==> flow/design.v <==
module memory_controller( CLK_48MHZ,RESET,SDRAM_STATUS,READ_CMD, GEIG_DATA, MAG_DATA, BA_READ,COL_READ, ROW_READ, 
BA_WRITE, COL_WRITE, ROW_WRITE
,NEXT_READ,NEXT_WRITE,DATA_OUT,BA_OUT,COL_OUT,ROW_OUT,CMD_OUT);
input CLK_48MHZ,RESET,SDRAM_STATUS, READ_CMD;
input [79:0] GEIG_DATA;
input [79:0] MAG_DATA;
input [1:0] BA_READ;
input [8:0] COL_READ;
input [12:0] ROW_READ;
input [1:0] BA_WRITE;
input [8:0] COL_WRITE;
input [12:0] ROW_WRITE;
output NEXT_READ, NEXT_WRITE;
output [15:0] DATA_OUT;
output [1:0] BA_OUT;
output [8:0] COL_OUT;
output [12:0] ROW_OUT;
output [1:0] CMD_OUT;
reg [79:0] geig_prev;
reg [79:0] geig_buffer;
parameter new_geig_cmd =2'b01;
parameter num_geig_cycles = 5;
reg [79:0] mag_prev;
reg [79:0] mag_buffer;
parameter new_mag_cmd =2'b10;
parameter num_mag_cycles = 5;
reg [79:0] data_buffer;
reg read_prev;
parameter new_read_cmd = 2'b11;
reg [23:0] read_address;
reg [23:0] write_address;
reg [7:0] schedule;
reg [2:0] num_cycles;
reg [2:0] write_count;
reg busy_hold;
reg next_write;
reg next_read;
reg [1:0] ba_out;
reg [12:0] row_out;
reg [8:0] col_out;
reg [15:0] data_out;
reg [1:0] cmd_out;
assign NEXT_WRITE = next_write;
assign NEXT_READ = next_read;
assign CMD_OUT = cmd_out;
assign BA_OUT = ba_out;
assign ROW_OUT = row_out;
assign COL_OUT = col_out;
assign DATA_OUT = data_out;
always @(posedge CLK_48MHZ or negedge RESET)
begin
if (RESET==1'b0) begin
    schedule = 8'b00000000;
    busy_hold = 1'b0;
    write_count=4'b0000;
    next_write<=0;
    next_read<=0;
    cmd_out<=2'b00;
    num_cycles=0;
    ba_out<=0;
    row_out<=0;
    col_out<=0;
    data_out<=0;
    write_address=0;
    read_address=0;
    mag_prev=80'b0;
    geig_prev=80'b0;
end else begin
write_address = {BA_WRITE,COL_WRITE,ROW_WRITE};
read_address = {BA_READ,COL_READ,ROW_READ};
if ((schedule[1:0] ==2'b00) && (RESET==1'b1)) begin
    schedule=schedule>>2;
end
if ((geig_prev!=GEIG_DATA) && (RESET==1'b1)) begin
    geig_buffer[79:0] = GEIG_DATA;
    geig_prev = GEIG_DATA;
    if (schedule[1:0] == 2'b00) begin
        schedule[1:0] = new_geig_cmd;
    end else if (schedule[3:2] ==2'b00) begin
        schedule[3:2] = new_geig_cmd;
    end else if (schedule[5:4] == 2'b00) begin
        schedule[5:4] = new_geig_cmd;
    end else begin
        schedule[7:6] = new_geig_cmd;
    end
end else begin
    geig_prev= GEIG_DATA;
end
if ((mag_prev!=MAG_DATA) && (RESET==1'b1)) begin
    mag_buffer[79:0] = MAG_DATA;
    mag_prev = MAG_DATA;
    if (schedule[1:0] == 2'b00) begin
        schedule[1:0] = new_mag_cmd;
    end else if (schedule[3:2] ==2'b00) begin
        schedule[3:2] = new_mag_cmd;
    end else if (schedule[5:4] == 2'b00) begin
        schedule[5:4] = new_mag_cmd;
    end else begin
        schedule[7:6] = new_mag_cmd;
    end
end else begin
    mag_prev=MAG_DATA;
end
if ((READ_CMD ==1'b1) && (read_prev ==1'b0) && (RESET==1'b1))begin
    read_prev=READ_CMD;
    if (schedule[1:0] == 2'b00) begin
        schedule[1:0] = new_read_cmd;
    end else if (schedule[3:2] ==2'b00) begin
        schedule[3:2] = new_read_cmd;
    end else if (schedule[5:4] == 2'b00) begin
        schedule[5:4] = new_read_cmd;
    end else begin
        schedule[7:6] = new_read_cmd;
    end
end else begin
    read_prev = READ_CMD;
end
if (((schedule[1:0] == new_geig_cmd) || (schedule[1:0] == new_mag_cmd)) && (RESET==1'b1)) begin
    if ((schedule[1:0] == new_geig_cmd) && (write_count==0)) begin
        num_cycles=num_geig_cycles;
        data_buffer[79:0] = geig_buffer;
    end else if ((schedule[1:0] == new_mag_cmd) && (write_count==0)) begin
        num_cycles = num_mag_cycles;
        data_buffer[79:0]=mag_buffer;
    end
    if (write_count<num_cycles) begin
        if ((SDRAM_STATUS==1'b1) && (busy_hold==1)) begin
            cmd_out<=2'b00;
        end
        if ((busy_hold==1'b1)&&(SDRAM_STATUS==1'b0)) begin
            next_write<=1'b1;
            data_buffer = data_buffer >>16;
            busy_hold=1'b0;
            write_count=write_count+1;
        end else if ((SDRAM_STATUS==1'b0) && (busy_hold==0)) begin
            next_write<=1'b0;
            cmd_out<=2'b10;
            ba_out<=BA_WRITE;
            row_out<=ROW_WRITE;
            col_out<=COL_WRITE;
            data_out<=data_buffer[15:0];
            busy_hold=1'b1;
        end
    end else if (write_count==num_cycles) begin
        write_count=0;
        schedule=schedule>>2;
    end
end else if ((schedule[1:0]==new_read_cmd) && (RESET==1'b1)) begin
    if (read_address == write_address) begin 
        schedule=schedule>>2;
    end else begin
        if ((SDRAM_STATUS==1'b1) && (busy_hold==1)) begin
            cmd_out<=2'b00;
        end    
        if ((SDRAM_STATUS==1'b0) && (busy_hold==1)) begin
            next_read<=1'b1;
            busy_hold=0;
            schedule=schedule>>2;
        end else if ((SDRAM_STATUS==1'b0) && (busy_hold==0)) begin
            next_read<=1'b0;
            cmd_out<=2'b01;
            ba_out<=BA_READ;
            row_out<=ROW_READ;
            col_out<=COL_READ;
            busy_hold=1'b1;
        end
    end
end
end  
end
endmodule
module sdram_interface(CLK_48MHZ,RESET,TIMESTAMP,A_IN_BANK,A_IN_COL,A_IN_ROW,D_IN,CMD_IN,
SDRAM_DQ_IN,SDRAM_DQ_OUT,SDRAM_DQ_OE,
SDRAM_A0,SDRAM_A1,SDRAM_A2,SDRAM_A3,SDRAM_A4,SDRAM_A5,SDRAM_A6,SDRAM_A7,SDRAM_A8,SDRAM_A9,SDRAM_A10,SDRAM_A11,
SDRAM_A12,
SDRAM_CLK_EN,SDRAM_BA0,SDRAM_BA1,SDRAM_CKE,SDRAM_CS,SDRAM_RAS,SDRAM_CAS,SDRAM_WE,SDRAM_DQML,SDRAM_DQMU,
STATUS,DATA_READ);
parameter t_rc = 4;  
parameter t_ras = 3;  
parameter t_rcd= 1;  
parameter t_rp = 2;  
parameter t_dpl = 1;  
parameter t_rrd =1;  
parameter t_ref = 1;  
input CLK_48MHZ;
input RESET;
input [23:0] TIMESTAMP;
input [1:0] CMD_IN;  
input [1:0] A_IN_BANK;
input [8:0] A_IN_COL;
input [12:0] A_IN_ROW;
input [15:0] D_IN;
input [15:0] SDRAM_DQ_IN;
output [15:0] SDRAM_DQ_OUT;
output SDRAM_DQ_OE;
output SDRAM_A0,SDRAM_A1,SDRAM_A2,SDRAM_A3,SDRAM_A4,SDRAM_A5,SDRAM_A6,SDRAM_A7,SDRAM_A8,SDRAM_A9,SDRAM_A10,
SDRAM_A11,SDRAM_A12,
SDRAM_CLK_EN,SDRAM_BA0,SDRAM_BA1,SDRAM_CKE,SDRAM_CS,SDRAM_RAS,SDRAM_CAS,SDRAM_WE,SDRAM_DQML,SDRAM_DQMU;
output STATUS;
output [15:0] DATA_READ;
reg busy;
assign STATUS=busy;
reg [15:0] dout;  
reg weVAL;  
assign SDRAM_DQ_OUT = dout;
assign SDRAM_DQ_OE = weVAL;
reg [15:0] dread;  
assign DATA_READ[0] = dread[0];
assign DATA_READ[1] = dread[1];
assign DATA_READ[2] = dread[2];
assign DATA_READ[3] = dread[3];
assign DATA_READ[4] = dread[4];
assign DATA_READ[5] = dread[5];
assign DATA_READ[6] = dread[6];
assign DATA_READ[7] = dread[7];
assign DATA_READ[8] = dread[8];
assign DATA_READ[9] = dread[9];
assign DATA_READ[10] = dread[10];
assign DATA_READ[11] = dread[11];
assign DATA_READ[12] = dread[12];
assign DATA_READ[13] = dread[13];
assign DATA_READ[14] = dread[14];
assign DATA_READ[15] = dread[15];
reg [12:0] address;
assign SDRAM_A0 = address[0];
assign SDRAM_A1 = address[1];
assign SDRAM_A2 = address[2];
assign SDRAM_A3 = address[3];
assign SDRAM_A4 = address[4];
assign SDRAM_A5 = address[5];
assign SDRAM_A6 = address[6];
assign SDRAM_A7 = address[7];
assign SDRAM_A8 = address[8];
assign SDRAM_A9 = address[9];
assign SDRAM_A10 = address[10];
assign SDRAM_A11 = address[11];
assign SDRAM_A12 = address[12];
reg pwr_up_hold;
reg pwr_stabalize;
reg [3:0] init_counter;
reg [23:0] ts_delay;
assign SDRAM_CLK_EN = pwr_stabalize;  
reg cke;
reg cs;
reg ras;
reg cas;
reg we;
reg ba0;
reg ba1;
reg dqmu;
reg dqml;
assign SDRAM_CKE = cke;
assign SDRAM_CS =  cs;
assign SDRAM_RAS=  ras;
assign SDRAM_CAS=  cas;
assign SDRAM_WE=   we;
assign SDRAM_BA0=  ba0;
assign SDRAM_BA1=  ba1;
assign SDRAM_DQMU= dqmu;
assign SDRAM_DQML= dqml;
reg write_cycle;
reg write_exit;
reg [3:0] write_counter;
reg read_cycle;
reg [3:0] read_counter;
reg read_exit;
reg idle_cycle;
always @(negedge CLK_48MHZ or negedge RESET)
begin
if (RESET==1'b0) begin
    weVAL<=1'b0;
    pwr_up_hold=1'b1;
    busy=1'b1;
    pwr_stabalize=1'b0;
    init_counter=4'b0;
    write_cycle=1'b0;
    write_exit=1'b0;
    write_counter=4'b0;
    read_cycle=1'b0;
    read_counter=4'b0;
    read_exit=1'b0;
    idle_cycle=1'b0;
    dout<=0;
    address=0;
    dread<=0;
    ts_delay=0;
    cke<=1'b0;
    cs<=1'b0;
    ras<=1'b0;
    cas<=1'b0;
    we<=1'b0;
    ba0<=1'b0;
    ba1<=1'b0;
    dqmu<=1'b0;
    dqml<=1'b0;
end else begin
    if (busy==0) begin
        if (CMD_IN==2) begin
            write_cycle=1;
            write_exit=0;
        end else if (CMD_IN==1) begin
            read_cycle=1;
            read_exit=0;
        end else begin
            idle_cycle=1;
        end
    end
    if (write_cycle==1) begin
        if (write_counter==t_rc+t_ras+2) begin
            cke<=0;
            cs<=0;
            ras<=0;
            cas<=0;
            we<=1;
            address=13'b0;
            busy=0;
            write_cycle=0;
            write_counter=0;
            write_exit=1;
        end
        if ((write_counter>t_rc+t_ras) && (write_counter<t_rc+t_ras+2)) begin
            cke<=1;
            cs<=0;
            ras<=1;
            cas<=1;
            we<=1;
            dqml<=1;
            dqmu<=1;
            weVAL<=0;
            address=13'b0;
            write_counter=write_counter+1;
        end
        if (write_counter==t_rc+t_ras) begin
            cke<=1;
            cs<=0;
            ras<=1;
            cas<=0;
            we<=0;
            address[8:0] = A_IN_COL;
            address[10] =1;
            weVAL<=1;
            dout<=D_IN;  
            write_counter=write_counter+1;
        end
        if ((write_counter>t_rc) && (write_counter<t_rc+t_ras)) begin
            cke<=1;
            cs<=0;
            ras<=1;
            cas<=1;
            we<=1;
            address=13'b0;
            write_counter=write_counter+1;
        end
        if (write_counter==t_rc) begin
            cke<=1;
            cs<=0;
            ras<=0;
            cas<=1;
            we<=1;
            dqmu<=0;
            dqml<=0;
            ba0<=A_IN_BANK[0];
            ba1<=A_IN_BANK[1];
            address=A_IN_ROW;
            write_counter=write_counter+1;
        end
        if ((write_counter>0) && (write_counter<t_rc)) begin
            cke<=1;
            cs<=0;
            ras<=1;
            cas<=1;
            we<=1;
            address=13'b0;
            write_counter=write_counter+1;
        end
        if ((write_counter==0) && (write_exit==0)) begin
            cke<=1;
            cs<=0;
            ras<=1;
            cas<=1;
            we<=1;
            busy=1;
            write_counter=write_counter+1;
        end
    end
    if (read_cycle==1) begin
        if (read_counter==t_rc+t_ras+5) begin
            cke<=0;
            cs<=0;
            ras<=0;
            cas<=0;
            we<=1;
            address=13'b0;
            busy=0;
            read_cycle=0;
            read_counter=0;
            read_exit=1;
        end
        if (read_counter==t_rc+t_ras+4) begin
            cke<=1;
            cs<=0;
            ras<=1;
            cas<=1;
            we<=1;
            dqmu<=1;
            dqml<=1;
            address=13'b0;
            read_counter=read_counter+1;
        end
        if (read_counter==t_rc+t_ras+3) begin
            cke<=1;
            cs<=0;
            ras<=1;
            cas<=1;
            we<=1;
            dread<=SDRAM_DQ_IN;
            address=13'b0;
            read_counter=read_counter+1;
        end
        if ((read_counter>t_rc+t_ras) && (read_counter<t_rc+t_ras+3)) begin
            cke<=1;
            cs<=0;
            ras<=1;
            cas<=1;
            we<=1;
            address=13'b0;
            read_counter=read_counter+1;
        end
        if (read_counter==t_rc+t_ras) begin
            cke<=1;
            cs<=0;
            ras<=1;
            cas<=0;
            we<=1;
            address[8:0] = A_IN_COL;
            address[10] =1; 
            dread<= 16'b0;
            read_counter=read_counter+1;
        end
        if ((read_counter>t_rc) && (read_counter<t_rc+t_ras)) begin
            cke<=1;
            cs<=0;
            ras<=1;
            cas<=1;
            we<=1;
            address=13'b0;
            read_counter=read_counter+1;
        end
        if (read_counter==t_rc) begin
            cke<=1;
            cs<=0;
            ras<=0;
            cas<=1;
            we<=1;
            dqmu<=0;
            dqml<=0;
            ba0<=A_IN_BANK[0];
            ba1<=A_IN_BANK[1];
            address=A_IN_ROW;
            read_counter=read_counter+1;
        end
        if ((read_counter>0) && (read_counter<t_rc)) begin
            cke<=1;
            cs<=0;
            ras<=1;
            cas<=1;
            we<=1;
            address=13'b0;
            read_counter=read_counter+1;
        end
        if ((read_counter==0) && (read_exit==0)) begin
            cke<=1;
            cs<=0;
            ras<=1;
            cas<=1;
            we<=1;
            busy=1;
            read_counter=read_counter+1;
        end
    end
    if (pwr_up_hold==1'b1) begin
        if (TIMESTAMP < 2) begin
            cke<=1'b0;
            cs<=1'b0;
            dqml<=1'b0;
            dqmu<=1'b0;
            dout<=16'b0;
            busy=1;
        end else if ((TIMESTAMP>=2)&&(TIMESTAMP<4)) begin
            pwr_stabalize=1'b1;
            cke<=1'b1;
            dqml<=1'b1;
            dqmu<=1'b1;
        end else if (TIMESTAMP>=4) begin  
            if (init_counter==t_rp+1+t_rc+1+1) begin
                cke<=0;
                cs<=0;
                ras<=0;
                cas<=0;
                we<=1;
                address=13'b0;
                pwr_up_hold=1'b0;  
                busy=0;
            end
            if (init_counter==t_rp+1+t_rc+1) begin
                cke<=1;
                cs<=0;
                ras<=1;
                cas<=1;
                we<=1;
                address=13'b0;
                init_counter=init_counter+1;
            end
            if (init_counter==t_rp+1+t_rc) begin
                cke<=1;
                cs<=0;
                ras<=0;
                cas<=0;
                we<=0;
                ba1<=0;
                ba0<=1;
                address=13'b0001000100000;
                init_counter=init_counter+1;
            end
            if ((init_counter>t_rp+1) && (init_counter<t_rp+1+t_rc)) begin
                cke<=1;
                cs<=0;
                ras<=1;
                cas<=1;
                we<=1;
                address=13'b0;
                init_counter=init_counter+1;
            end
            if ((init_counter==t_rp+1) && (TIMESTAMP==ts_delay)) begin
                cke<=1;
                cs<=0;
                ras<=1;
                cas<=1;
                we<=1;
                init_counter=init_counter+1;
            end
            if ((init_counter==t_rp+1) && (TIMESTAMP!=ts_delay)) begin
                cke<=0;
                cs<=0;
                ras<=1;
                cas<=1;
                we<=1;
                address=13'b0;
            end
            if (init_counter==t_rp) begin
                cke<=0;
                cs<=0;
                ras<=0;
                cas<=0;
                we<=1;
                address=13'b0;
                init_counter=init_counter+1;
                ts_delay=TIMESTAMP+1;
            end
            if ((init_counter>0) && (init_counter<t_rp)) begin
                cke<=1;
                cs<=0;
                ras<=1;
                cas<=1;
                we<=1;
                address=13'b0;
                init_counter=init_counter+1;
            end
            if (init_counter==0) begin
                cke<=1;
                cs<=0;
                ras<=0;
                cas<=1;
                we<=0;
                address[10]=1;
                init_counter=init_counter+1;
            end
        end
    end
end  
end
endmodule
module read_buffer( CLK_48MHZ,RESET,NEXT_BYTE,DATA_READ,ROW_WRITE,READ_CMD,BYTE_OUT);
input CLK_48MHZ, RESET, NEXT_BYTE;
input [15:0] DATA_READ;
input [12:0] ROW_WRITE;
output READ_CMD;
output [7:0] BYTE_OUT;
reg read_cmd;
reg [1:0] init_stage;
reg [8:0] init_wait;
reg [7:0] byte_out;
reg [1:0] position;
reg next_byte_prev;
reg [15:0] buffer_a;
reg [15:0] buffer_b;
assign BYTE_OUT = byte_out;
assign READ_CMD = read_cmd;
always @(posedge CLK_48MHZ or negedge RESET) begin
    if (RESET==1'b0) begin
        read_cmd<=1'b0;
        position<= 2'b00;
        byte_out<=8'b0;
        next_byte_prev<=1'b0;
        init_stage=1;
        init_wait=0;
        buffer_a<=0;
        buffer_b<=0;
    end else begin
        next_byte_prev<=NEXT_BYTE;
        if ((NEXT_BYTE==1'b1) && (next_byte_prev==1'b0) && (init_stage==0)) begin
            if (position==2'b00) begin
                byte_out<=buffer_a[7:0];
                position<=position+1;
            end else if (position==2'b01) begin
                byte_out<=buffer_a[15:8];
                position<=position+1;
            end else if (position==2'b10) begin
                byte_out<=buffer_b[7:0];
                position<=position+1;
            end else begin
                byte_out<=buffer_b[15:8];
                position<=2'b00;
            end
        end
        if ((init_stage==1) && (ROW_WRITE>=13'b0000000000011)) begin
            read_cmd<=1'b1;
            init_stage=2;
        end
        if (init_stage==2) begin
            if (init_wait<300) begin
                buffer_a<=DATA_READ;
                init_wait=init_wait+1;
            end else if ((init_wait>=300) && (init_wait<400)) begin
                read_cmd<=1'b0;
                init_wait=init_wait+1;
            end else if (init_wait>=400) begin
                read_cmd<=1'b1;
                init_wait=0;
                init_stage=0;
            end 
        end
        if ((position==2'b00) && (init_stage==0)) begin
            read_cmd<=1'b1;
        end
        if ((position==2'b01) && (init_stage==0)) begin
            read_cmd<=1'b0;
            buffer_b<=DATA_READ;
        end
        if ((position==2'b10) && (init_stage==0)) begin
            read_cmd<=1'b1;
        end
        if ((position==2'b11) && (init_stage==0)) begin
            buffer_a<=DATA_READ;
            read_cmd<=1'b0;
        end
    end
end
endmodule
module write_address_traversal( CLK,RESET,NEXT, BA_WRITE_OUT, ROW_WRITE_OUT,COL_WRITE_OUT );
input CLK, NEXT, RESET;
output [1:0] BA_WRITE_OUT;
output [8:0] COL_WRITE_OUT;
output [12:0] ROW_WRITE_OUT;
reg [23:0] current_count;
reg next_prev;  
assign BA_WRITE_OUT = current_count[23:22];
assign COL_WRITE_OUT = current_count[21:13];
assign ROW_WRITE_OUT = current_count[12:0];
always @(negedge CLK or negedge RESET)
begin
if (RESET==1'b0) begin
    current_count=24'b0;
    next_prev=1'b0;
end else begin
    if (NEXT && !next_prev) begin
    if (current_count == 24'b111111111111111111111111) begin
        current_count = 24'b0;
    end else begin
        current_count = current_count+1;
    end
end
    next_prev = NEXT;
end
end
endmodule
module read_address_traversal( CLK,NEXT,RESET, BA_READ_OUT, ROW_READ_OUT,COL_READ_OUT );
input CLK,NEXT,RESET;
output [1:0] BA_READ_OUT;
output [8:0] COL_READ_OUT;
output [12:0] ROW_READ_OUT;
reg [23:0] current_count;
reg next_prev;  
assign BA_READ_OUT = current_count[23:22];
assign COL_READ_OUT = current_count[21:13];
assign ROW_READ_OUT = current_count[12:0];
always @(negedge CLK or negedge RESET)
begin
if (RESET==1'b0) begin
    current_count=24'b0;
    next_prev=1'b0;
end else begin
    if (NEXT && !next_prev) begin
    if (current_count == 24'b111111111111111111111111) begin
        current_count = 24'b0;
    end else begin
        current_count = current_count+1;
    end
    end
    next_prev = NEXT;
    end
end
endmodule
module sdram_logger (
    input         clk,           
    input         rst_n,         
    input  [23:0] timestamp,     
    input  [79:0] geig_data,     
    input  [79:0] mag_data,      
    input         next_byte,     
    input  [15:0] sdram_dq_in,   
    output [15:0] sdram_dq_out,  
    output        sdram_dq_oe,   
    output [12:0] sdram_a,
    output [1:0]  sdram_ba,
    output        sdram_clk_en,
    output        sdram_cke,
    output        sdram_cs,
    output        sdram_ras,
    output        sdram_cas,
    output        sdram_we,
    output        sdram_dqml,
    output        sdram_dqmu,
    output [7:0]  byte_out       
);
wire        sdram_status;
wire [15:0] data_read;
wire        next_read, next_write, read_cmd;
wire [15:0] mc_data_out;
wire [1:0]  mc_ba_out, mc_cmd_out;
wire [8:0]  mc_col_out;
wire [12:0] mc_row_out;
wire [1:0]  ba_read, ba_write;
wire [8:0]  col_read, col_write;
wire [12:0] row_read, row_write;
memory_controller memory_controller_0(
    .CLK_48MHZ    ( clk ),
    .RESET        ( rst_n ),
    .SDRAM_STATUS ( sdram_status ),
    .READ_CMD     ( read_cmd ),
    .GEIG_DATA    ( geig_data ),
    .MAG_DATA     ( mag_data ),
    .BA_READ      ( ba_read ),
    .COL_READ     ( col_read ),
    .ROW_READ     ( row_read ),
    .BA_WRITE     ( ba_write ),
    .COL_WRITE    ( col_write ),
    .ROW_WRITE    ( row_write ),
    .NEXT_READ    ( next_read ),
    .NEXT_WRITE   ( next_write ),
    .DATA_OUT     ( mc_data_out ),
    .BA_OUT       ( mc_ba_out ),
    .COL_OUT      ( mc_col_out ),
    .ROW_OUT      ( mc_row_out ),
    .CMD_OUT      ( mc_cmd_out )
);
read_address_traversal read_address_traversal_0(
    .CLK          ( clk ),
    .NEXT         ( next_read ),
    .RESET        ( rst_n ),
    .BA_READ_OUT  ( ba_read ),
    .ROW_READ_OUT ( row_read ),
    .COL_READ_OUT ( col_read )
);
write_address_traversal write_address_traversal_0(
    .CLK           ( clk ),
    .RESET         ( rst_n ),
    .NEXT          ( next_write ),
    .BA_WRITE_OUT  ( ba_write ),
    .ROW_WRITE_OUT ( row_write ),
    .COL_WRITE_OUT ( col_write )
);
read_buffer read_buffer_0(
    .CLK_48MHZ ( clk ),
    .RESET     ( rst_n ),
    .NEXT_BYTE ( next_byte ),
    .DATA_READ ( data_read ),
    .ROW_WRITE ( row_write ),
    .READ_CMD  ( read_cmd ),
    .BYTE_OUT  ( byte_out )
);
sdram_interface sdram_interface_0(
    .CLK_48MHZ    ( clk ),
    .RESET        ( rst_n ),
    .TIMESTAMP    ( timestamp ),
    .A_IN_BANK    ( mc_ba_out ),
    .A_IN_COL     ( mc_col_out ),
    .A_IN_ROW     ( mc_row_out ),
    .D_IN         ( mc_data_out ),
    .CMD_IN       ( mc_cmd_out ),
    .SDRAM_DQ_IN  ( sdram_dq_in ),
    .SDRAM_DQ_OUT ( sdram_dq_out ),
    .SDRAM_DQ_OE  ( sdram_dq_oe ),
    .SDRAM_A0  ( sdram_a[0] ),  .SDRAM_A1  ( sdram_a[1] ),  .SDRAM_A2  ( sdram_a[2] ),
    .SDRAM_A3  ( sdram_a[3] ),  .SDRAM_A4  ( sdram_a[4] ),  .SDRAM_A5  ( sdram_a[5] ),
    .SDRAM_A6  ( sdram_a[6] ),  .SDRAM_A7  ( sdram_a[7] ),  .SDRAM_A8  ( sdram_a[8] ),
    .SDRAM_A9  ( sdram_a[9] ),  .SDRAM_A10 ( sdram_a[10] ), .SDRAM_A11 ( sdram_a[11] ),
    .SDRAM_A12 ( sdram_a[12] ),
    .SDRAM_CLK_EN ( sdram_clk_en ),
    .SDRAM_BA0    ( sdram_ba[0] ),
    .SDRAM_BA1    ( sdram_ba[1] ),
    .SDRAM_CKE    ( sdram_cke ),
    .SDRAM_CS     ( sdram_cs ),
    .SDRAM_RAS    ( sdram_ras ),
    .SDRAM_CAS    ( sdram_cas ),
    .SDRAM_WE     ( sdram_we ),
    .SDRAM_DQML   ( sdram_dqml ),
    .SDRAM_DQMU   ( sdram_dqmu ),
    .STATUS       ( sdram_status ),
    .DATA_READ    ( data_read )
);
endmodule
== From RTL to reports: sdram_logger ==
Tool output for the design above, in the order of the flow.
Line numbers count from 1 in the design file above.
Operators carry their Yosys type and port widths (W data, S select, Z words).
Library cell names are shortened.
The mark - stands for no value.

* Top module: sdram_logger
* Clock: clk
* Standard-cell library: sky130hd
* Timing corner: tt_025C_1v80

== Word level ==
Yosys after proc, flatten, opt, wreduce and memory -nomap, before mapping. Memory bits, and registers merged into a memory's read port (data or address), are not among the register bits. Print and check cells are not counted. Equal cells are merged and count once.

* Add/sub/neg operators: 27
* Magnitude comparators: 26
* Equal/unequal tests: 35
* Muxes and demuxes: 438
* Bitwise operators: 11
* Reductions and logical operators: 77

{| class="wikitable"
|+ Operators by type and width
! operator !! number
|-
| $mux W80 || 6
|-
| $mux W13 || 33
|-
| $mux W4 || 64
|-
| $mux W1 || 250
|-
| $ne A80 B80 Y1 || 2
|-
| $mux W16 || 9
|-
| $mux W9 || 13
|-
| $mux W8 || 13
|-
| $add A4 B1 Y4 const B || 21
|-
| $mux W2 || 38
|-
| $add A24 B1 Y24 const B || 3
|-
| $eq A24 B24 Y1 || 2
|-
| $eq A24 B24 Y1 const B || 2
|-
| $mux W24 || 2
|-
| $logic_and A1 B1 Y1 || 35
|-
| $logic_not A2 Y1 || 13
|-
| $ge A24 B2 Y1 const B || 1
|-
| $lt A24 B2 Y1 const B || 1
|-
| $ne A24 B24 Y1 || 1
|-
| $ge A24 B3 Y1 const B || 1
|-
| $lt A24 B3 Y1 const B || 1
|-
| $eq A4 B4 Y1 const B || 6
|-
| $lt A4 B3 Y1 const B || 5
|-
| $eq A4 B3 Y1 const B || 5
|-
| $ge A9 B9 Y1 const B || 2
|-
| $lt A9 B9 Y1 const B || 2
|-
| $mux W6 || 3
|-
| $mux W3 || 6
|}

Other operator kinds: 28; their cells: 74.

* Register bits: 663
* Output and inout port bits: 48
* Word-level cells: 667

== Depth ==
Longest topological path by Yosys (ltp), each cell counted once; first at word level (registers and memories cut), then after technology mapping (sequential cells cut; the memories' decode and read muxes count).

* Word-level depth: 49
* ABC_AREA: 0
* Mapped depth: 35
* Gate-level depth less buffers: 34

== Netlist ==
Yosys stat after the flow's synthesis: flattened, memories mapped to cells. It holds for the ABC_AREA given above (unset counts as 0); a run with the other value may have another netlist.

{| class="wikitable"
|+ Cells by type
! cell !! number !! total area (µm²)
|-
| edfxtp_1 || 241 || 7.24E+03
|-
| dfrtp_1 || 272 || 6.81E+03
|-
| dfrtn_1 || 146 || 3.65E+03
|-
| xnor2_1 || 199 || 1.74E+03
|-
| o21ai_0 || 288 || 1.44E+03
|-
| mux2_2 || 116 || 1.31E+03
|-
| mux2i_1 || 109 || 1.09E+03
|-
| nand2_1 || 268 || 1.01E+03
|-
| nor2_1 || 201 || 754.474
|-
| xor2_1 || 83 || 726.947
|-
| a21oi_1 || 137 || 685.658
|-
| ha_1 || 45 || 563.04
|-
| clkbuf_1 || 134 || 502.982
|-
| inv_1 || 127 || 476.707
|-
| nand4_1 || 69 || 431.664
|-
| o21ba_2 || 34 || 340.326
|-
| o211ai_1 || 40 || 300.288
|-
| o22a_1 || 33 || 289.027
|}

Not listed: further types 80, cells in them 563.

* Standard cells after synthesis: 3105
* Cell area after synthesis: 33469.6 µm²
* Mapped flip-flops: 662
* Buffer cells: 191

By module: a second synthesis without flattening, with its own total; a netlist apart from the flattened one above.

* Cell total of the unflattened synthesis: 3046
* Area (unflattened synthesis): 33193.1 µm²

Each row is one instance without its submodules.

{| class="wikitable"
|+ By module
! module !! times used !! cells !! area (µm²) !! sequential area (µm²)
|-
| memory_controller || 1 || 1670 || 20822.5 || 12667.1
|-
| sdram_interface || 1 || 897 || 7148.1 || 2454.9
|-
| read_buffer || 1 || 238 || 2756.4 || 1402.6
|-
| read_address_traversal || 1 || 122 || 1251.2 || 625.6
|-
| write_address_traversal || 1 || 119 || 1214.9 || 625.6
|-
| sdram_logger || 1 || 0 || 0.0 || 0.0
|}

Subject: sdram_logger on sky130hd, stored results

Hello all,

Measured results for sdram_logger: 4 stored runs of the Yosys and OpenROAD flow on sky130hd. The settings differ; the order carries no meaning. The constraints put input and output delay at 20% of the set period each and load the outputs with 0.01 pF.
"total design power" rests on the timing tool's default activity at the inputs, not on a simulated workload.

=== Run A ===
{| class="wikitable"
! Setting !! Value
|-
| ABC_AREA || 0
|-
| CAP_MARGIN || 5
|-
| CELL_PAD_IN_SITES_DETAIL_PLACEMENT || 1
|-
| CELL_PAD_IN_SITES_GLOBAL_PLACEMENT || 0
|-
| CORE_ASPECT_RATIO || 0.92
|-
| CORE_MARGIN || 5
|-
| CORE_UTILIZATION || 40
|-
| CTS_CLUSTER_SIZE || 87
|-
| GPL_ROUTABILITY_DRIVEN || 0
|-
| MAX_ROUTING_LAYER || met5
|-
| MIN_ROUTING_LAYER || met2
|-
| PLACE_DENSITY || 0.47
|-
| SETUP_SLACK_MARGIN || 1.56
|-
| SLEW_MARGIN || 10
|-
| TNS_END_PERCENT || 40
|-
| period_ns || 7.76
|-
! Result !! Value
|-
| Utilization in the final report || 51.7 %
|-
| Summed negative setup slack || -1373 ps
|-
| Chip area in the Yosys report || 33469.6 µm²
|-
| Worst setup slack after layout || -185 ps
|-
| Die footprint || 89565.2 µm²
|-
| Standard-cell area after routing || 42758.5 µm²
|-
| Total design power || 8727 uW
|}

=== Run B ===
{| class="wikitable"
! Setting !! Value
|-
| CORE_UTILIZATION || 40
|-
| period_ns || 13.1
|-
| CAP_MARGIN || 20
|-
| CORE_MARGIN || 2
|-
| SLEW_MARGIN || 20
|-
! Result !! Value
|-
| Utilization in the final report || 47.4 %
|-
| Summed negative setup slack || 0 ps
|-
| Chip area in the Yosys report || 33469.6 µm²
|-
| Worst setup slack after layout || 778 ps
|-
| Die footprint || 86004.4 µm²
|-
| Standard-cell area after routing || 39459.1 µm²
|-
| Total design power || 5065 uW
|}

=== Run C ===
{| class="wikitable"
! Setting !! Value
|-
| CORE_MARGIN || 7
|-
| CORE_UTILIZATION || 64
|-
| PLACE_DENSITY_LB_ADDON || 0.24
|-
| SETUP_SLACK_MARGIN || -1.9
|-
| period_ns || 19.0
|-
| CAP_MARGIN || 20
|-
| SLEW_MARGIN || 20
|-
! Result !! Value
|-
| Utilization in the final report || 74.9 %
|-
| Summed negative setup slack || 0 ps
|-
| Chip area in the Yosys report || 33469.6 µm²
|-
| Worst setup slack after layout || 2268 ps
|-
| Die footprint || 58896.0 µm²
|-
| Standard-cell area after routing || 38587.0 µm²
|-
| Total design power || 3381 uW
|}

=== Run D ===
{| class="wikitable"
! Setting !! Value
|-
| CELL_PAD_IN_SITES_GLOBAL_PLACEMENT || 2
|-
| CORE_UTILIZATION || 24
|-
| GPL_ROUTABILITY_DRIVEN || 1
|-
| MAX_ROUTING_LAYER || met4
|-
| MIN_ROUTING_LAYER || met1
|-
| PLACE_DENSITY_LB_ADDON || 0.15
|-
| SETUP_SLACK_MARGIN || 2.74
|-
| SLEW_MARGIN || 15
|-
| TNS_END_PERCENT || 15
|-
| period_ns || 11.1
|-
| CAP_MARGIN || 20
|-
| CORE_MARGIN || 2
|-
! Result !! Value
|-
| Utilization in the final report || 29.9 %
|-
| Summed negative setup slack || 0 ps
|-
| Chip area in the Yosys report || 33469.6 µm²
|-
| Worst setup slack after layout || 1036 ps
|-
| Die footprint || 142461.0 µm²
|-
| Standard-cell area after routing || 41619.9 µm²
|-
| Total design power || 6376 uW
|}

Thanks
